==> flow/design.v <==
`timescale 1ns / 1ps
module Scrambler(
    input wire Clk,
    input wire Reset,
	 input wire En,
    input MAC_Data,
    output wire Scrambled_data
    );
	 reg [6:0] seed;              
	 wire Xored_seed = seed[3] ^ seed [6];
	 assign Scrambled_data = Xored_seed ^ MAC_Data;	
	 always@ (posedge Clk)begin
		if (Reset || ~En) begin
			seed <= 7'b1111111; 			 
		end
		else if (En)begin
			seed <= {seed[5:0] , Xored_seed};
		end
	 end
endmodule
`timescale 1ns / 1ps
module Scrambler_control(
    input wire Clk,
    input wire MAC_Data,
    input wire Reset,
	 input wire En,
    output reg Out
    );
	 wire Scrambled_data;
	 reg start_scramble ;
	 reg [6:0] Preamble_signal_length;
	 reg [11:0] FIFO;
	 Scrambler scrambler (
    .Clk(Clk), 
    .Reset(Reset), 
    .En(start_scramble), 
    .MAC_Data(FIFO[0]), 
    .Scrambled_data(Scrambled_data)
    );
	 always@(posedge Clk) begin
		 if (~En || Reset ) begin
			Out <= 1'b0;	 
			Preamble_signal_length <= 7'b0;
			start_scramble <= 1'b0;
			FIFO <= 12'b0; 
		 end
		 else if ( Preamble_signal_length < 7'd12 )begin
			Out <= 1'b1;
			FIFO[Preamble_signal_length] <= MAC_Data;
			Preamble_signal_length <= Preamble_signal_length + 1'b1;
		 end
		 else if ( Preamble_signal_length < 7'd36 ) begin
			Out <= FIFO[0];
			FIFO <= {MAC_Data,FIFO[11:1]};
			Preamble_signal_length <= Preamble_signal_length + 1'b1; 
		 end
		 else if ( Preamble_signal_length < 7'd84 ) begin
			start_scramble <= 1'b1;	 
			Out <= Scrambled_data;
			FIFO <={MAC_Data,FIFO[11:1]};
			Preamble_signal_length <= Preamble_signal_length + 1'b1; 
		 end 
		 else begin 
			Out <= 1'b0;
			FIFO <= 12'b0;	 
		 end
	 end
endmodule
`timescale 1ns / 1ps
module Encoder(
    input wire Data,
    input wire Clk,
    input wire Reset,
	 input wire EN,
    output wire Out
    );
	 parameter datalen = 48;
	 parameter indexsize = $clog2(2*datalen); 
	 parameter FIFOsize =100;
	 reg [FIFOsize:1] FIFO,NextFIFO;  
	 reg [6:1] shift;
	 reg [indexsize:1] in_index;
    always@ (Data , FIFO , shift , in_index)begin	
			NextFIFO = FIFO >> 1;
			if (in_index >= 1 && in_index <= FIFOsize)
				NextFIFO[in_index] = (Data ^ shift[1] ^ shift[2] ^ shift[4] ^ shift[5 ]);
			if (in_index+1 <= FIFOsize)
				NextFIFO[in_index+1] = (Data ^ shift[1] ^ shift[4] ^ shift[5] ^ shift[6]);
	 end
	 always@ (posedge Clk)begin
		if(Reset == 1'b1 || ~EN)begin
			shift <= 6'b0;  
			FIFO <= {FIFOsize{1'b0}};
			in_index <= {indexsize{1'b0}};
		end
		else begin
			FIFO <= NextFIFO;
			in_index <= in_index + 1'b1;
			shift <= {Data,shift[6:2]};
		end
	 end
	 assign Out = FIFO[1];
endmodule
`timescale 1ns / 1ps
module convencoder_control(
    input Clk,
    input Reset,
    input En,
	 input Data,
    output kout
    );
	 wire encoded_data;
	 reg start_endcode ;
	 reg [5:0] Signal_length;
	 reg [3:0] Preamble_detection;
	 reg [8:0] Data_lenght;
	 wire enable;
	 Encoder conv (
    .Data(Data), 
    .Clk(Clk), 
    .Reset(Reset), 
    .EN(start_endcode), 
    .Out(encoded_data));
	 always@ (posedge Clk)begin
		if (Reset || ~En)begin 
			start_endcode <= 1'b0;
			Preamble_detection <= 4'b0;
			Signal_length <= 6'b0;
		   Data_lenght <= 9'b0;
		end
		else if (Preamble_detection < 4'd12 && Preamble_detection != 12 )begin
			if (Data)begin
				Preamble_detection <= Preamble_detection + 1'b1;
			end
			else begin
				Preamble_detection <= 4'b0;
				end
		end
		else if (Signal_length < 5'd24) begin
			Signal_length <=  Signal_length + 1'b1;
		end	
		else if(Data_lenght < 96 ) begin
			start_endcode <=1;
			Data_lenght <= Data_lenght + 1'b1;
		end
		else
			start_endcode <=0;
	 end
	 assign enable = (Signal_length == 24)? 1'b1: 1'b0;
	 assign kout = (Reset || ~En)? 1'b0 :
						(Preamble_detection < 4'd12)?((Data)?1'b1:1'b0):
						(Signal_length < 5'd24)? Data:
						(Data_lenght < 96)?encoded_data:1'b0;
endmodule
`timescale 1ns / 1ps
module interleaver(
	 input wire Clk,
	 input wire Data,
	 input wire Reset,
	 input wire EN,
	 input wire [11:0] Size,
	 output wire Out
	 );
	 parameter Ncbps = 48;
	 parameter Nbpsc = 1;
	 parameter coding_rate = 1/2;
	 parameter OFDM_symbol = 1/2;
	 reg [96:1] in_data;			 
	 wire [2:0] sym_size;		 
	 wire [8:0] index;			 
	 reg [7:0] counter;			 
	 reg [6:0] index_out;		 
	 wire [1:0] s;					 
	 reg [6:0]temp_k;				 
	 reg [6:0]temp_x;				 
	 reg [6:0]temp_i;				 
	 integer j;
	 assign s = (Nbpsc/2 > 1)?Nbpsc/2:1;     
	 assign sym_size = (counter < 95)? 2'd0:   
							 (counter < 143)? 2'd1:
							 (counter < 191)? 2'd2:2'd3;
	 always@ (posedge Clk) begin
		if (~EN || Reset)begin															 
			in_data <= 96'b0;
			counter <= 8'b0;
			index_out <= 7'b0;
			temp_k <= 7'b0;
		end
		else if(counter < 192) begin			 
			if (counter < 96)												 
				in_data[counter+1] <= Data;													 
			if(counter >= 47)
				index_out <= index_out + 1'b1;  
			else
				temp_k <= temp_k + 1'b1;  													  
			counter <= counter + 1'b1;
		end	
		else
			counter <= 8'd200; 																 
	 end  
	 assign index = lut(index_out-48*sym_size) + 48*sym_size +1; 	 
	 assign Out = (counter < 40) ? 1'b0:												 
					  (counter < 143)? in_data[index] : 1'b0;
	 function [6:0] lut;
		input [6:0] a;
		reg [6:0] f_i;
		reg [6:0] f_x;
		begin
			f_i = (Ncbps>>4)*(a[3:0])+(a>>4);
			f_x = (s == 1)? 1'b0:(f_i+Ncbps-((86*Ncbps)/256));
			lut = (a < 48) ? s*(f_i>>(s-1))+f_x : 7'd0;
		end
	 endfunction
endmodule
`timescale 1ns / 1ps
module control_interleaver(
    input Clk,
    input Reset,
    input En,
	 input Data,
    output reg Out
    );
	 wire interleaved_data ;
	 reg start_Interleaver ;
	 reg [5:0] Signal_length;
	 reg [3:0] Preamble_detection;
	 reg [8:0] Data_lenght;
	 reg [8:0] counter;
	 wire enable;
	 reg [35:0] shiftreg; 
	 wire [11:0] size;
	 assign size = 96;
	 reg [5:0] out_index;
	interleaver interleaver (
    .Clk(Clk), 
    .Data(Data), 
    .Reset(Reset), 
    .EN(start_Interleaver), 
    .Size(size), 
    .Out(interleaved_data)
    );
	 always@ (posedge Clk)begin
		if (Reset || ~En)begin 
			start_Interleaver <= 1'b0;
			Preamble_detection <= 4'b0;
			Signal_length <= 6'b0;
		   Data_lenght <= 9'b0;
			counter <= 9'b0;
			shiftreg <= 36'b0;
			Out <= 1'b0;
			out_index <= 6'b0;
		end
		else if (Preamble_detection < 4'd12 )begin
			if (Data)begin
				Preamble_detection <= Preamble_detection + 1'b1;
				Out <= 1'b0;
				shiftreg[Preamble_detection] <= 1'b1;
			end
			else begin
				Preamble_detection <= 4'b0;
				Out <= 1'b0;
				shiftreg[Preamble_detection] <= 1'b0;
				end
		end
		else if (Signal_length < 5'd24) begin
			Signal_length <=  Signal_length + 1'b1;
			shiftreg[Preamble_detection + Signal_length] <= Data;
			if (Signal_length > 5'd1)begin
				Out <= shiftreg[out_index];
				out_index <= out_index + 1'b1;
			end
		end	
		else if (Data_lenght < 9'd96 && counter < 14)begin
			counter <= counter + 1'b1;
			start_Interleaver <=1;
			Out <= shiftreg[out_index];
			out_index <= out_index + 1'b1;
		end
		else if(Data_lenght < 9'd96 && counter < 192 ) begin
			Out <= interleaved_data ;
			start_Interleaver <=1;
			Data_lenght <= Data_lenght + 1'b1;
		end
		else
			Out <= 1'b0;
	 end
	 assign enable = (Signal_length == 24)? 1'b1: 1'b0;
endmodule
`timescale 1ns / 1ps
module deinterleaver(
	 input wire Clk,
	 input wire Data,
	 input wire Reset,
	 input wire EN,
	 input wire [11:0] Size,
	 output wire Out
	 );
	 parameter Ncbps = 48;
	 parameter Nbpsc = 1;
	 parameter x = 16/Ncbps;
	 reg [96:1] in_data;
	 wire [2:0] sym_size;
	 wire [8:0] index;
	 reg [7:0] counter;
	 reg [6:0] k;
	 reg [6:0] index_out;
	 wire [1:0] s;
	 reg [6:0]temp_k;
	 reg [6:0]temp_x;
	 reg [6:0]temp_i;
	 integer j;
	 assign s = (Nbpsc/2 > 1)?Nbpsc/2:1;     
	 assign sym_size = (counter < 95)? 2'd0:
							 (counter < 143)? 2'd1:
							 (counter < 191)? 2'd2:2'd3;
	 always@ (posedge Clk) begin
		if (~EN || Reset)begin
			in_data <= 96'b0;
			counter <= 8'b0;
			index_out <= 7'b0;
			temp_k <= 7'b0;
		end
		else if(counter < 192) begin
			if (counter < 96)												 
				in_data[counter+1] <= Data;
			if(counter >= 47)
				index_out <= index_out + 1'b1;
			else
				temp_k <= temp_k + 1'b1; 
			counter <= counter + 1'b1;
		end	
		else
			counter <= 8'd200;
	 end  
	 assign index = (counter < 160)? lut(index_out-48*sym_size) + 48*sym_size +1 : 1'b0; 
	 assign Out = (counter < 40) ? 1'b0:
					  (counter < 143)? in_data[index] : 1'b0;
	 function [6:0] lut;
		input [6:0] a;
		begin
			lut = (a < 48) ? 16*a - (Ncbps-1)*((a*86)/256) : 7'd0;
		end
	 endfunction
endmodule
`timescale 1ns / 1ps
module control_deinterleaver(
    input Clk,
    input Reset,
    input En,
	 input Data,
    output reg Out
    );
	 wire deinterleaved_data ;
	 reg start_Denterleaver ;
	 reg [5:0] Signal_length;
	 reg [3:0] Preamble_detection;
	 reg [8:0] Data_lenght;
	 reg [8:0] counter;
	 wire enable;
	 reg [35:0] shiftreg; 
	 wire [11:0] size;
	 assign size = 96;
	 reg [5:0] out_index;
	 deinterleaver deinterleaver (
    .Clk(Clk), 
    .Data(Data), 
    .Reset(Reset), 
    .EN(start_Denterleaver), 
    .Size(size), 
    .Out(deinterleaved_data)
    );
	 always@ (posedge Clk)begin
		if (Reset || ~En)begin 
			start_Denterleaver <= 1'b0;
			Preamble_detection <= 4'b0;
			Signal_length <= 6'b0;
		   Data_lenght <= 9'b0;
			counter <= 9'b0;
			shiftreg <= 36'b0;
			Out <= 1'b0;
			out_index <= 6'b0;
		end
		else if (Preamble_detection < 4'd12 )begin
			if (Data)begin
				Preamble_detection <= Preamble_detection + 1'b1;
				Out <= 1'b0;
				shiftreg[Preamble_detection] <= 1'b1;
			end
			else begin
				Preamble_detection <= 4'b0;
				Out <= 1'b0;
				shiftreg[Preamble_detection] <= 1'b0;
				end
		end
		else if (Signal_length < 5'd24) begin
			Signal_length <=  Signal_length + 1'b1;
			shiftreg[Preamble_detection + Signal_length] <= Data;
			end
		else if (Data_lenght < 9'd96 && counter < 48)begin
			counter <= counter + 1'b1;
			start_Denterleaver <=1;
			if (counter > 12)begin
				Out <= shiftreg[out_index];
				out_index <= out_index + 1'b1;
			end
		end
		else if(Data_lenght < 9'd96 && counter < 192 ) begin
			Out <= deinterleaved_data ;
			start_Denterleaver <=1;
			Data_lenght <= Data_lenght + 1'b1;
		end
		else
			Out <= 1'b0;
	 end
	 assign enable = (Signal_length == 24)? 1'b1: 1'b0;
endmodule
`timescale 1ns / 1ps
module Viterbidecoder(
    input wire Data,
    input wire Clk,
	 input wire EN,
    input wire Reset,
    output wire Out
    );
	 parameter in_size = 96;
	 parameter out_sise = 48;
	 reg flag_outputmod;									 
	 reg [47:0] outreg;     							 
	 reg [10:1] counter; 								 
	 reg [in_size-1:0] FIFO;							 
	 reg [6:1] CS,NS;        
	 reg [2:1] out0,out1,cost0,cost1;   			  
	 reg flag;												  
	 always@ (posedge Clk) begin
		if (Reset == 1'b1 || ~EN)	begin
			CS <= 6'b0;
			outreg <=48'b0;
			flag_outputmod <=0;
			counter <= 10'b0;
			FIFO <= {in_size{1'b0}};
			flag <=0;
		end
		else if ( counter < in_size && flag == 0 ) begin
			FIFO[counter] <= Data;
			if (counter == in_size -1)
				flag <=1;
			else	
				counter <= counter + 1'b1;
		end
		else if ( counter < 2*in_size && flag == 1)begin
					if (counter >= in_size && counter < in_size + 48)	 
						outreg[counter-in_size] <= CS[6];
					CS <= NS;
				   FIFO <= FIFO >> 2;
					counter <= counter + 1;
		end
		else if ( counter < (2*in_size+out_sise) && flag == 1) begin
			 flag_outputmod <=1;
			 outreg <= outreg>>1;
		end
	 end
	always@(*) begin
			out0[1] = 1'b0 ^ CS[1] ^ CS[2] ^ CS[4] ^ CS[5];
			out0[2] = 1'b0 ^ CS[1] ^ CS[4] ^ CS[5] ^ CS[6];
			cost0 = (FIFO[1]^out0[1]) + (FIFO[2]^out0[2]);
			out1[1] = 1'b1 ^ CS[1] ^ CS[2] ^ CS[4] ^ CS[5];
			out1[2] = 1'b1 ^ CS[1] ^ CS[4] ^ CS[5] ^ CS[6];
			cost1 = (FIFO[1]^out1[1]) + (FIFO[2]^out1[2]); 
			if(cost0 <= cost1)
				NS = {1'b0,CS[6:2]};
			else
				NS = {1'b1,CS[6:2]};
	end
	 assign Out = outreg[0];
endmodule
`timescale 1ns / 1ps
module viterbicontrol(
    input Clk,
    input Reset,
    input En,
	 input Data,
    output reg Out
    );
	 wire viterbied_data ;
	 reg start_Viterbi ;
	 reg [5:0] Signal_length;
	 reg [3:0] Preamble_detection;
	 reg [8:0] Data_lenght;
	 reg [8:0] counter;
	 wire enable;
	 reg [35:0] shiftreg; 
	 Viterbidecoder Viterbi (
    .Data(Data), 
    .Clk(Clk), 
    .EN(start_Viterbi), 
    .Reset(Reset), 
    .Out(viterbied_data)
    );
	 always@ (posedge Clk)begin
		if (Reset || ~En)begin 
			start_Viterbi <= 1'b0;
			Preamble_detection <= 4'b0;
			Signal_length <= 6'b0;
		   Data_lenght <= 9'b0;
			counter <= 9'b0;
			shiftreg <= 36'b0;
			Out <= 1'b0;
		end
		else if (Preamble_detection < 4'd12 )begin
			if (Data)begin
				Preamble_detection <= Preamble_detection + 1'b1;
				Out <= 1'b0;
				shiftreg[Preamble_detection] <= 1'b1;
			end
			else begin
				Preamble_detection <= 4'b0;
				Out <= 1'b0;
				shiftreg[Preamble_detection] <= 1'b0;
				end
		end
		else if (Signal_length < 5'd24) begin
			Signal_length <=  Signal_length + 1'b1;
			Out <= 1'b0;
			shiftreg[Preamble_detection + Signal_length] <= Data;
		end	
		else if (Data_lenght < 9'd96 && counter < 156)begin
			Out <= 1'b0;
			start_Viterbi <=1;
			Data_lenght <= Data_lenght + 1'b1;
			counter <= counter + 1'b1;
		end
		else if(counter < 156)
			counter <= counter + 1'b1;
		else if (Signal_length == 5'd24 && counter < 192) begin
			Out <= shiftreg[0];
			shiftreg <= shiftreg >> 1 ;
			counter <= counter + 1'b1;
			Data_lenght <= 9'b0;		
		end
		else if(Data_lenght < 9'd96 && counter == 192 ) begin
			Out <= viterbied_data ;
			start_Viterbi <=1;
			Data_lenght <= Data_lenght + 1'b1;
		end
		else
			Out <= 1'b0;
	 end
	 assign enable = (Signal_length == 24)? 1'b1: 1'b0;
endmodule
`timescale 1ns / 1ps
module Descrambler(
    input wire Clk,
    input wire Reset,
    input wire Scrambled_Data,
    input wire En,
    output wire Descrambled_Data
    );
	 reg [2:0] counter_intial_seed;
	 reg [6:0] seed;
	 assign Descrambled_Data = (counter_intial_seed > 7'd6)?Scrambled_Data^seed[6]^seed[3]:1'b0;
	 always@(posedge Clk)begin
		if( ~En || Reset )begin
			seed <= 7'b0;
			counter_intial_seed <= 3'b0;
		end
		else if ( En )begin 
			if (counter_intial_seed < 3'd7)begin
				seed <= {seed[5:0],Scrambled_Data};
				counter_intial_seed <= counter_intial_seed+1;
			end 
			else 
				seed <= { seed[5:0] , seed[6]^seed[3] };
		end
	 end
endmodule
`timescale 1ns / 1ps
module Descrambler_control(
    input Clk,
    input Reset,
    input En,
	 input Data,
    output reg Out
    );
	 wire Descrambled_data;
	 reg start_Descramble ;
	 reg [5:0] Signal_length;
	 reg [3:0] Preamble_detection;
	 reg [6:0] Data_lenght;
	Descrambler descrambler (
		 .Clk(Clk), 
		 .Reset(Reset), 
		 .Scrambled_Data(Data), 
		 .En(start_Descramble), 
		 .Descrambled_Data(Descrambled_data)
		 ); 
	 always@ (posedge Clk)begin
		if (Reset || ~En)begin 
			start_Descramble <= 1'b0;
			Preamble_detection <= 4'b0;
			Signal_length <= 6'b0;
		   Data_lenght <= 7'b0;
			Out <= 1'b0;
		end
		else if (Preamble_detection < 4'd12 )begin
			if (Data)begin
				Preamble_detection <= Preamble_detection + 1'b1;
				Out <= 1'b0;
			end
			else
				Preamble_detection <= 4'b0;
		end
		else if (Signal_length < 5'd24) begin
			Signal_length <=  Signal_length + 1'b1;
			Out <= Data;
		end	
		else if(Data_lenght < 6'd48 ) begin
			Out <= Descrambled_data;
			start_Descramble <=1;
			Data_lenght <= Data_lenght + 1'b1;
		end
		else
			Out <= 1'b0;
	 end
endmodule
`timescale 1ns / 1ps
module Topmodule(
    input wire Clk,
    input wire Data,
    input wire Reset,
    input wire En,
    output reg Out
    );
	 wire Out_scrambler;
	 wire Out_descrambler;
	 wire Out_convendcoder;
	 wire Out_viterbi;
	 wire Out_interleaver;
	 wire Out_deinterleaver;
	 reg [9:0] counter;
	 Scrambler_control Scrambler (
    .Clk(Clk), 
    .MAC_Data(Data), 
    .Reset(Reset), 
    .En(En), 
    .Out(Out_scrambler)
    );
	 convencoder_control convendcoder (
    .Clk(Clk), 
    .Reset(Reset), 
    .En(En), 
    .Data(Out_scrambler), 
    .kout(Out_convendcoder)
    );
	 control_interleaver interleaved (
    .Clk(Clk), 
    .Reset(Reset), 
    .En(En), 
    .Data(Out_convendcoder), 
    .Out(Out_interleaver)
    );
	 control_deinterleaver deinterleaved (
    .Clk(Clk), 
    .Reset(Reset), 
    .En(En), 
    .Data(Out_interleaver), 
    .Out(Out_deinterleaver) 
    );
	 viterbicontrol vit (
    .Data(Out_deinterleaver), 
    .Clk(Clk), 
    .En(En), 
    .Reset(Reset), 
    .Out(Out_viterbi)
    );
	 Descrambler_control Descrambler (
    .Clk(Clk),  
    .Reset(Reset), 
    .En(En), 
    .Data(Out_viterbi), 
    .Out(Out_descrambler)
    );
	always@ (posedge Clk)begin
		if(~En || Reset) begin
			Out <= 1'b0;
			counter <= 10'b0;
		end
		else 
			Out <= Out_descrambler;
	end
endmodule
# ---- Tool chain data of Topmodule
# Module Topmodule before and after one edit of its RTL, step after step.
# Lines under "orig" count in the file above, lines under "edited" in the edited file.
# "change" is "edited" less "orig", of the values as shown; "rel_change_pct" is that difference over "orig", in percent.
# Operators: Yosys type, input widths -> output width; for muxes data width and select width s.
# Library cell names are shortened.
# The mark -- stands for no value.
dict set report setup {
  top {Topmodule}
  clock_port {Clk}
  lib {sky130hd}
  corner {tt_025C_1v80}
}

# ---- The edit
# Unified diff, file above to edited file.
# The edited RTL no longer does the same as the RTL above: the edit was made by script, with no optimisation intended.
# begin of diff
@@ -322,5 +322,5 @@
 		end
 		else if(counter < 192) begin
-			if (counter < 96)												 
+			if (counter == 96)												 
 				in_data[counter+1] <= Data;
 			if(counter >= 47)
# end of diff

# ---- Word level
# Yosys after proc, flatten, opt, wreduce and memory -nomap, before mapping. Memory bits, and registers merged into a memory's read port (data or address), are not among the register bits. Print and check cells are not counted.
# item orig edited change rel_change_pct
set word_totals {}
lappend word_totals {inputBits 4 4 0 0.00}
lappend word_totals {out_inout_bits 1 1 0 0.00}
lappend word_totals {register_bits 784 784 0 0.00}
# item orig edited change rel_change_pct
set classes {}
lappend classes {n_mux 91 91 0 0.00}
lappend classes {compare 54 53 -1 -1.85}
lappend classes {n_eq 13 14 1 7.69}
lappend classes {shifts 30 30 0 0.00}
lappend classes {n_logic 96 96 0 0.00}
lappend classes {mul 5 5 0 0.00}
lappend classes {reduce_and_logical 68 68 0 0.00}
lappend classes {n_addsub 65 65 0 0.00}
# cell orig edited change rel_change_pct
set ops {}
lappend ops {{$lt 8x7->1 const B} 4 3 -1 -25.00}
lappend ops {{$eq 8x7->1 const B} 0 1 1 --}
lappend ops {{$mux 1} 38 38 0 0.00}
lappend ops {{$xor 1x1->1} 28 28 0 0.00}
lappend ops {{$not 1->1} 26 26 0 0.00}
lappend ops {{$reduce_and 2->1} 15 15 0 0.00}
lappend ops {{$logic_and 1x1->1} 13 13 0 0.00}
lappend ops {{$mux 36} 12 12 0 0.00}
lappend ops {{$reduce_and 3->1} 11 11 0 0.00}
lappend ops {{$add 9x1->9 const B} 9 9 0 0.00}
lappend ops {{$or 36x36->36} 9 9 0 0.00}
lappend ops {{$mux 9} 8 8 0 0.00}
lappend ops {{$reduce_bool 2->1} 8 8 0 0.00}
lappend ops {{$add 6x1->6 const B} 7 7 0 0.00}
lappend ops {{$logic_or 1x1->1} 7 7 0 0.00}
lappend ops {{$lt 8x8->1 const B} 7 7 0 0.00}
lappend ops {{$and 36x36->36} 6 6 0 0.00}
lappend ops {{$not 36->36} 6 6 0 0.00}
lappend ops {{$shift 1x5->36 const A} 6 6 0 0.00}
lappend ops {{$add 4x1->4 const B} 5 5 0 0.00}
lappend ops {{$add 7x1->7 const B} 5 5 0 0.00}
lappend ops {{$lt 4x4->1 const B} 5 5 0 0.00}
lappend ops {{$lt 6x5->1 const B} 5 5 0 0.00}
lappend ops {{$mux 4} 5 5 0 0.00}
lappend ops {{$mux 7} 5 5 0 0.00}
lappend ops {{$ne 2x2->1 const B} 5 5 0 0.00}
lappend ops {{$lt 7x6->1 const B} 4 4 0 0.00}
lappend ops {{$lt 9x7->1 const B} 4 4 0 0.00}
# Not every row of either side is listed.

# ---- Longest topological paths
# Yosys ltp: most cells in a row. Word level: on the elaborated netlist, between registers, memories and ports. Mapped: between sequential cells and ports; inverters and the memories' decode and read muxes count.
# item orig edited change rel_change_pct
set depth {}
lappend depth {depth_word 19 19 0 0.00}
lappend depth {ABC_AREA 0 0 -- --}
lappend depth {ltp_mapped 47 46 -1 -2.13}
lappend depth {mapped_depth_nobuf 46 46 0 0.00}

# ---- After synthesis
# Source: synth_stat.txt of the flow (Yosys; design flattened, memories mapped). It holds for the ABC_AREA given above (unset counts as 0); a run with the other value may have another netlist.
# cell_type orig edited change rel_change_pct
set by_type {}
lappend by_type {a21oi_1 519 399 -120 -23.12}
lappend by_type {and2_1 57 155 98 171.93}
lappend by_type {nand4_1 103 192 89 86.41}
lappend by_type {o21ai_0 400 328 -72 -18.00}
lappend by_type {nand3_1 248 304 56 22.58}
lappend by_type {a31oi_1 122 67 -55 -45.08}
lappend by_type {or3_1 87 32 -55 -63.22}
lappend by_type {nor2_1 535 588 53 9.91}
lappend by_type {o31ai_1 55 14 -41 -74.55}
lappend by_type {mux2_2 57 95 38 66.67}
lappend by_type {a211o_1 6 41 35 583.33}
lappend by_type {o21a_1 18 51 33 183.33}
lappend by_type {o311a_1 5 36 31 620.00}
lappend by_type {o211ai_1 39 12 -27 -69.23}
lappend by_type {mux2i_1 229 252 23 10.04}
lappend by_type {a211oi_1 84 63 -21 -25.00}
lappend by_type {nor4_2 20 0 -20 -100.00}
lappend by_type {nand2_1 779 798 19 2.44}
# Not every row of either side is listed.
# item orig edited change rel_change_pct
set mapped {}
lappend mapped {n_buf 431 432 1 0.23}
lappend mapped {seqArea_um2 15675.0 15675.0 0.0 0.00}
lappend mapped {mapped_area_um2 46326.9 45591.2 -735.7 -1.59}
lappend mapped {cells 5866 5791 -75 -1.28}
lappend mapped {ffs 783 783 0 0.00}
# By module: a second synthesis without flattening, with its own total; a netlist apart from the flattened one above.
# item orig edited change rel_change_pct
set unflattened {}
lappend unflattened {cells_unflattened 6110 5832 -278 -4.55}
lappend unflattened {hier_area_um2 49548.8 48159.9 -1388.9 -2.80}
# Each row is one instance without its submodules.
# mod cells instances area_um2 seq_area_um2
set modules_orig {}
lappend modules_orig {Viterbidecoder 1478 1 10623.9 3203.1}
lappend modules_orig {Encoder 968 1 7821.3 2262.2}
lappend modules_orig {deinterleaver 931 1 7691.1 2222.1}
lappend modules_orig {interleaver 796 1 6750.2 2222.1}
lappend modules_orig {viterbicontrol 555 1 4426.7 1321.3}
lappend modules_orig {control_interleaver 475 1 4226.6 1441.4}
lappend modules_orig {control_deinterleaver 477 1 4217.8 1441.4}
lappend modules_orig {Scrambler_control 181 1 1427.6 420.4}
lappend modules_orig {convencoder_control 104 1 909.6 400.4}
lappend modules_orig {Descrambler_control 93 1 842.1 380.4}
lappend modules_orig {Descrambler 33 1 376.6 200.2}
lappend modules_orig {Scrambler 17 1 206.4 140.1}
lappend modules_orig {Topmodule 2 1 28.8 20.0}
# mod cells instances area_um2 seq_area_um2
set modules_edited {}
lappend modules_edited {Viterbidecoder 1478 1 10623.9 3203.1}
lappend modules_edited {Encoder 968 1 7821.3 2262.2}
lappend modules_edited {interleaver 796 1 6750.2 2222.1}
lappend modules_edited {deinterleaver 646 1 6329.8 2222.1}
lappend modules_edited {viterbicontrol 562 1 4399.2 1321.3}
lappend modules_edited {control_interleaver 475 1 4226.6 1441.4}
lappend modules_edited {control_deinterleaver 477 1 4217.8 1441.4}
lappend modules_edited {Scrambler_control 181 1 1427.6 420.4}
lappend modules_edited {convencoder_control 104 1 909.6 400.4}
lappend modules_edited {Descrambler_control 93 1 842.1 380.4}
lappend modules_edited {Descrambler 33 1 376.6 200.2}
lappend modules_edited {Scrambler 17 1 206.4 140.1}
lappend modules_edited {Topmodule 2 1 28.8 20.0}

# ---- Path before layout
# Path of least setup slack by OpenSTA after synthesis, without wires, with an ideal clock, recovery checks aside; 20% of the period is set as input and as output delay. Where synthesis merged equal registers, the netlist keeps one of their names.
# item orig edited change rel_change_pct
set synth_path {}
lappend synth_path {kind {register -> register} {register -> register} -- --}
lappend synth_path {startpoint {reg deinterleaved.deinterleaver.counter[0]} {reg deinterleaved.deinterleaver.counter[0]} -- --}
lappend synth_path {endpoint {reg deinterleaved.Out} {reg deinterleaved.Out} -- --}
lappend synth_path {launch_ns 0.000 0.000 0.000 --}
lappend synth_path {clock_period_ns 12.0 12.0 0.0 0.00}
lappend synth_path {setup_slack_ns 2.220 2.062 -0.158 --}
lappend synth_path {t_arrival_ns 9.663 9.804 0.141 1.46}
lappend synth_path {stages 45 45 0 0.00}
lappend synth_path {setup_ns 0.116 0.133 0.017 --}
lappend synth_path {delay_ns 9.779 9.937 0.158 1.62}
lappend synth_path {n_path_buf 0 0 0 --}
lappend synth_path {period_less_setup_slack_ns 9.78 9.938 0.158 1.62}
# "delay_ns" = arrival - input delay + setup time.
# "stages" counts driving pins, that of a launching flip-flop among them; a cell with two outputs on the path counts twice.
# "period_less_setup_slack_ns" is the clock period less the worst setup slack; recovery checks do not enter. This is arithmetic on one report: input and output delays are still those of the set period (20% each).
# The rows between start and end are the longest chain of elaborated cells between them; the timing report does not say that the signal goes this way. Where chains are equally long, one stands for them.
# Each line given opens the expression or statement behind the cell; cells for indexed reads and writes are added by Yosys, which also makes memories of some case tables.
# A register here has more assigning lines than the two given.
dict set report synth_between_orig {
  path_cell_list {dfxtp_1 -> ha_1 -> and3_1 -> nand3_1 -> and3_1 -> ha_1 -> inv_1 -> fa_1 -> xor3_2 -> ha_1 -> inv_1 -> fa_1 -> inv_1 -> fa_1 -> ha_1 -> or3_1 -> o221ai_1 -> nor2b_1 -> [9 not listed] -> inv_1 -> fa_1 -> inv_1 -> fa_1 -> inv_1 -> ha_1 -> xor2_1 -> nor2_1 -> ha_1 -> nand2b_1 -> nor4_1 -> nand3b_1 -> and3_1 -> o21ai_1 -> xor2_1 -> nand3_1 -> a211o_1 -> a41o_1}
  elab_chain_cells 19
}
# item line
set synth_rtl_orig {}
lappend synth_rtl_orig {{start, declared} 304} ;# reg [7:0] counter;
lappend synth_rtl_orig {{start, assigned} 319} ;# counter <= 8'b0;
lappend synth_rtl_orig {{start, assigned} 330} ;# counter <= counter + 1'b1;
lappend synth_rtl_orig {{$lt 8x8->1} 315} ;# (counter < 191)? 2'd2:2'd3;
lappend synth_rtl_orig {{$mux 1} 315}
lappend synth_rtl_orig {{$mux 2} 314} ;# (counter < 143)? 2'd1:
lappend synth_rtl_orig {{$mux 2} 313} ;# assign sym_size = (counter < 95)? 2'd0:
lappend synth_rtl_orig {{$mul 2x2->4} 335} ;# assign index = (counter < 160)? lut(index_out-48*sym_size) + 48*sym_size +1 : 1'b0;
lappend synth_rtl_orig {{$sub 7x7->7} 335}
lappend synth_rtl_orig {{$mul 7x6->13} 341} ;# lut = (a < 48) ? 16*a - (Ncbps-1)*((a*86)/256) : 7'd0;
lappend synth_rtl_orig {{[5 not listed]} --}
lappend synth_rtl_orig {{$mux 9} 335}
lappend synth_rtl_orig {{$sub 9x1->10} --}
lappend synth_rtl_orig {{$shiftx 96x10->1} 337} ;# (counter < 143)? in_data[index] : 1'b0;
lappend synth_rtl_orig {{$mux 1} 337}
lappend synth_rtl_orig {{$mux 1} 336} ;# assign Out = (counter < 40) ? 1'b0:
lappend synth_rtl_orig {{$mux 1} 407} ;# else if(Data_lenght < 9'd96 && counter < 192 ) begin
lappend synth_rtl_orig {{$mux 1} 399} ;# else if (Data_lenght < 9'd96 && counter < 48)begin
lappend synth_rtl_orig {{end, assigned} 403} ;# Out <= shiftreg[out_index];
lappend synth_rtl_orig {{end, assigned} 408} ;# Out <= deinterleaved_data ;
lappend synth_rtl_orig {{end, declared} 351} ;# output reg Out
dict set report synth_between_edited {
  path_cell_list {dfxtp_1 -> ha_1 -> inv_1 -> nor2_1 -> nand2_1 -> o21ai_0 -> o22ai_1 -> ha_1 -> inv_1 -> fa_1 -> xor3_1 -> ha_1 -> inv_1 -> fa_1 -> inv_1 -> fa_1 -> ha_1 -> a211oi_1 -> [9 not listed] -> fa_1 -> fa_1 -> inv_1 -> fa_1 -> inv_1 -> ha_1 -> xor2_1 -> nor2_1 -> ha_1 -> nor2b_1 -> nand3_1 -> o211a_1 -> o211ai_1 -> or4_1 -> xor2_1 -> nor3b_1 -> a221oi_1 -> a32oi_1}
  elab_chain_cells 19
}
# item line
set synth_rtl_edited {}
lappend synth_rtl_edited {{start, declared} 304} ;# reg [7:0] counter;
lappend synth_rtl_edited {{start, assigned} 319} ;# counter <= 8'b0;
lappend synth_rtl_edited {{start, assigned} 330} ;# counter <= counter + 1'b1;
lappend synth_rtl_edited {{$lt 8x8->1} 315} ;# (counter < 191)? 2'd2:2'd3;
lappend synth_rtl_edited {{$mux 1} 315}
lappend synth_rtl_edited {{$mux 2} 314} ;# (counter < 143)? 2'd1:
lappend synth_rtl_edited {{$mux 2} 313} ;# assign sym_size = (counter < 95)? 2'd0:
lappend synth_rtl_edited {{$mul 2x2->4} 335} ;# assign index = (counter < 160)? lut(index_out-48*sym_size) + 48*sym_size +1 : 1'b0;
lappend synth_rtl_edited {{$sub 7x7->7} 335}
lappend synth_rtl_edited {{$mul 7x6->13} 341} ;# lut = (a < 48) ? 16*a - (Ncbps-1)*((a*86)/256) : 7'd0;
lappend synth_rtl_edited {{[5 not listed]} --}
lappend synth_rtl_edited {{$mux 9} 335}
lappend synth_rtl_edited {{$sub 9x1->10} --}
lappend synth_rtl_edited {{$shiftx 96x10->1} 337} ;# (counter < 143)? in_data[index] : 1'b0;
lappend synth_rtl_edited {{$mux 1} 337}
lappend synth_rtl_edited {{$mux 1} 336} ;# assign Out = (counter < 40) ? 1'b0:
lappend synth_rtl_edited {{$mux 1} 407} ;# else if(Data_lenght < 9'd96 && counter < 192 ) begin
lappend synth_rtl_edited {{$mux 1} 399} ;# else if (Data_lenght < 9'd96 && counter < 48)begin
lappend synth_rtl_edited {{end, assigned} 403} ;# Out <= shiftreg[out_index];
lappend synth_rtl_edited {{end, assigned} 408} ;# Out <= deinterleaved_data ;
lappend synth_rtl_edited {{end, declared} 351} ;# output reg Out

# ---- Worst path after layout
# Path of least setup slack in the final report of the runs of pair A (OpenROAD, finished layout, wires in). Where an end is a register, its clock arrival counts in the times.
# item orig edited change rel_change_pct
set layout_path {}
lappend layout_path {kind {register -> register} {register -> register} -- --}
lappend layout_path {startpoint {reg deinterleaved.deinterleaver.counter[0]} {reg deinterleaved.deinterleaver.counter[0]} -- --}
lappend layout_path {endpoint {reg deinterleaved.Out} {reg deinterleaved.Out} -- --}
lappend layout_path {launch_ns 0.67 0.67 0.00 0.00}
lappend layout_path {setup_ns 0.10 0.12 0.02 --}
lappend layout_path {n_path_buf 0 0 0 --}
lappend layout_path {clock_period_ns 12.0 12.0 0.0 0.00}
lappend layout_path {setup_slack_ns 1.01 1.10 0.09 --}
lappend layout_path {t_arrival_ns 11.55 11.45 -0.10 -0.87}
lappend layout_path {stages 45 45 0 0.00}
# The rows between start and end are the longest chain of elaborated cells between them; the timing report does not say that the signal goes this way. Where chains are equally long, one stands for them.
# A register here has more assigning lines than the two given.
dict set report layout_between_orig {
  path_cell_list {dfxtp_1 -> ha_1 -> and3_1 -> nand3_1 -> and3_1 -> ha_1 -> inv_1 -> fa_1 -> xor3_2 -> ha_1 -> inv_1 -> fa_1 -> inv_1 -> fa_1 -> ha_1 -> or3_1 -> o221ai_1 -> nor2b_1 -> [9 not listed] -> inv_1 -> fa_1 -> inv_1 -> fa_1 -> inv_1 -> ha_1 -> xor2_1 -> nor2_1 -> ha_1 -> nand2b_1 -> nor4_2 -> nand3b_1 -> and3_1 -> o21ai_1 -> xor2_1 -> nand3_1 -> a211o_1 -> a41o_1}
  elab_chain_cells 19
}
# item line
set layout_rtl_orig {}
lappend layout_rtl_orig {{start, declared} 304} ;# reg [7:0] counter;
lappend layout_rtl_orig {{start, assigned} 319} ;# counter <= 8'b0;
lappend layout_rtl_orig {{start, assigned} 330} ;# counter <= counter + 1'b1;
lappend layout_rtl_orig {{$lt 8x8->1} 315} ;# (counter < 191)? 2'd2:2'd3;
lappend layout_rtl_orig {{$mux 1} 315}
lappend layout_rtl_orig {{$mux 2} 314} ;# (counter < 143)? 2'd1:
lappend layout_rtl_orig {{$mux 2} 313} ;# assign sym_size = (counter < 95)? 2'd0:
lappend layout_rtl_orig {{$mul 2x2->4} 335} ;# assign index = (counter < 160)? lut(index_out-48*sym_size) + 48*sym_size +1 : 1'b0;
lappend layout_rtl_orig {{$sub 7x7->7} 335}
lappend layout_rtl_orig {{$mul 7x6->13} 341} ;# lut = (a < 48) ? 16*a - (Ncbps-1)*((a*86)/256) : 7'd0;
lappend layout_rtl_orig {{[5 not listed]} --}
lappend layout_rtl_orig {{$mux 9} 335}
lappend layout_rtl_orig {{$sub 9x1->10} --}
lappend layout_rtl_orig {{$shiftx 96x10->1} 337} ;# (counter < 143)? in_data[index] : 1'b0;
lappend layout_rtl_orig {{$mux 1} 337}
lappend layout_rtl_orig {{$mux 1} 336} ;# assign Out = (counter < 40) ? 1'b0:
lappend layout_rtl_orig {{$mux 1} 407} ;# else if(Data_lenght < 9'd96 && counter < 192 ) begin
lappend layout_rtl_orig {{$mux 1} 399} ;# else if (Data_lenght < 9'd96 && counter < 48)begin
lappend layout_rtl_orig {{end, assigned} 403} ;# Out <= shiftreg[out_index];
lappend layout_rtl_orig {{end, assigned} 408} ;# Out <= deinterleaved_data ;
lappend layout_rtl_orig {{end, declared} 351} ;# output reg Out
dict set report layout_between_edited {
  path_cell_list {dfxtp_1 -> ha_1 -> inv_1 -> nor2_1 -> nand2_1 -> o21ai_0 -> o22ai_1 -> ha_1 -> inv_1 -> fa_1 -> xor3_1 -> ha_1 -> inv_1 -> fa_1 -> inv_1 -> fa_1 -> ha_1 -> a211oi_1 -> [9 not listed] -> fa_1 -> fa_1 -> inv_1 -> fa_1 -> inv_1 -> ha_1 -> xor2_1 -> nor2_1 -> ha_1 -> nor2b_1 -> nand3_1 -> o211a_1 -> o211ai_1 -> or4_1 -> xor2_1 -> nor3b_1 -> a221oi_1 -> a32oi_1}
  elab_chain_cells 19
}
# item line
set layout_rtl_edited {}
lappend layout_rtl_edited {{start, declared} 304} ;# reg [7:0] counter;
lappend layout_rtl_edited {{start, assigned} 319} ;# counter <= 8'b0;
lappend layout_rtl_edited {{start, assigned} 330} ;# counter <= counter + 1'b1;
lappend layout_rtl_edited {{$lt 8x8->1} 315} ;# (counter < 191)? 2'd2:2'd3;
lappend layout_rtl_edited {{$mux 1} 315}
lappend layout_rtl_edited {{$mux 2} 314} ;# (counter < 143)? 2'd1:
lappend layout_rtl_edited {{$mux 2} 313} ;# assign sym_size = (counter < 95)? 2'd0:
lappend layout_rtl_edited {{$mul 2x2->4} 335} ;# assign index = (counter < 160)? lut(index_out-48*sym_size) + 48*sym_size +1 : 1'b0;
lappend layout_rtl_edited {{$sub 7x7->7} 335}
lappend layout_rtl_edited {{$mul 7x6->13} 341} ;# lut = (a < 48) ? 16*a - (Ncbps-1)*((a*86)/256) : 7'd0;
lappend layout_rtl_edited {{[5 not listed]} --}
lappend layout_rtl_edited {{$mux 9} 335}
lappend layout_rtl_edited {{$sub 9x1->10} --}
lappend layout_rtl_edited {{$shiftx 96x10->1} 337} ;# (counter < 143)? in_data[index] : 1'b0;
lappend layout_rtl_edited {{$mux 1} 337}
lappend layout_rtl_edited {{$mux 1} 336} ;# assign Out = (counter < 40) ? 1'b0:
lappend layout_rtl_edited {{$mux 1} 407} ;# else if(Data_lenght < 9'd96 && counter < 192 ) begin
lappend layout_rtl_edited {{$mux 1} 399} ;# else if (Data_lenght < 9'd96 && counter < 48)begin
lappend layout_rtl_edited {{end, assigned} 403} ;# Out <= shiftreg[out_index];
lappend layout_rtl_edited {{end, assigned} 408} ;# Out <= deinterleaved_data ;
lappend layout_rtl_edited {{end, declared} 351} ;# output reg Out

# ---- Measured runs
# Both versions went through the flow (Yosys, OpenROAD) with the same settings in each pair. Constraints: input delay and output delay 20% of the set period each, output load 0.01 pF.
dict set report settings_pair_A {
  CORE_UTILIZATION 40
  period_ns 12.0
  CAP_MARGIN 20
  CORE_MARGIN 2
  SLEW_MARGIN 20
}
# item orig edited change rel_change_pct
set results_pair_A {}
lappend results_pair_A {achieved_clock_period_ns 10.985 10.904 -0.081 -0.74}
lappend results_pair_A {total_power_uw 5616 5405 -211 -3.76}
lappend results_pair_A {setup_worst_slack_ns 1.015 1.096 0.081 --}
lappend results_pair_A {setupTns_ns 0.000 0.000 0.000 --}
lappend results_pair_A {total_die_area_um2 118556.0 116694.0 -1862.0 -1.57}
lappend results_pair_A {finish.utilization_pct 44.0 43.8 -0.2 --}
lappend results_pair_A {hold_ws_ns 0.406 0.410 0.004 --}
lappend results_pair_A {synth_area_um2 46326.9 45591.2 -735.7 -1.59}
lappend results_pair_A {finish.stdcell_area_um2 50500.9 49407.4 -1093.5 -2.17}
dict set report settings_pair_B {
  CAP_MARGIN 40
  CELL_PAD_IN_SITES_GLOBAL_PLACEMENT 2
  CORE_UTILIZATION 37
  CTS_CLUSTER_DIAMETER 172
  HOLD_SLACK_MARGIN 0.04
  PLACE_DENSITY 0.36
  SETUP_SLACK_MARGIN -0.66
  period_ns 8.33
  CORE_MARGIN 2
  SLEW_MARGIN 20
}
# item orig edited change rel_change_pct
set results_pair_B {}
lappend results_pair_B {achieved_clock_period_ns 9.221 9.362 0.141 1.53}
lappend results_pair_B {total_power_uw 8095 8142 47 0.58}
lappend results_pair_B {setup_worst_slack_ns -0.891 -1.032 -0.141 --}
lappend results_pair_B {setupTns_ns -0.891 -1.032 -0.141 --}
lappend results_pair_B {total_die_area_um2 128053.0 126043.0 -2010.0 -1.57}
lappend results_pair_B {finish.utilization_pct 41.9 42.1 0.2 --}
lappend results_pair_B {hold_ws_ns 0.402 0.410 0.008 --}
lappend results_pair_B {synth_area_um2 46326.9 45591.2 -735.7 -1.59}
lappend results_pair_B {finish.stdcell_area_um2 51994.9 51338.0 -656.9 -1.26}
# By "achieved_clock_period_ns" is meant the clock period of the run minus its worst setup slack. This is arithmetic on one report: input and output delays are still those of the set period (20% each).
# "total_power_uw" is the tool's figure for a default switching activity; nothing was simulated.
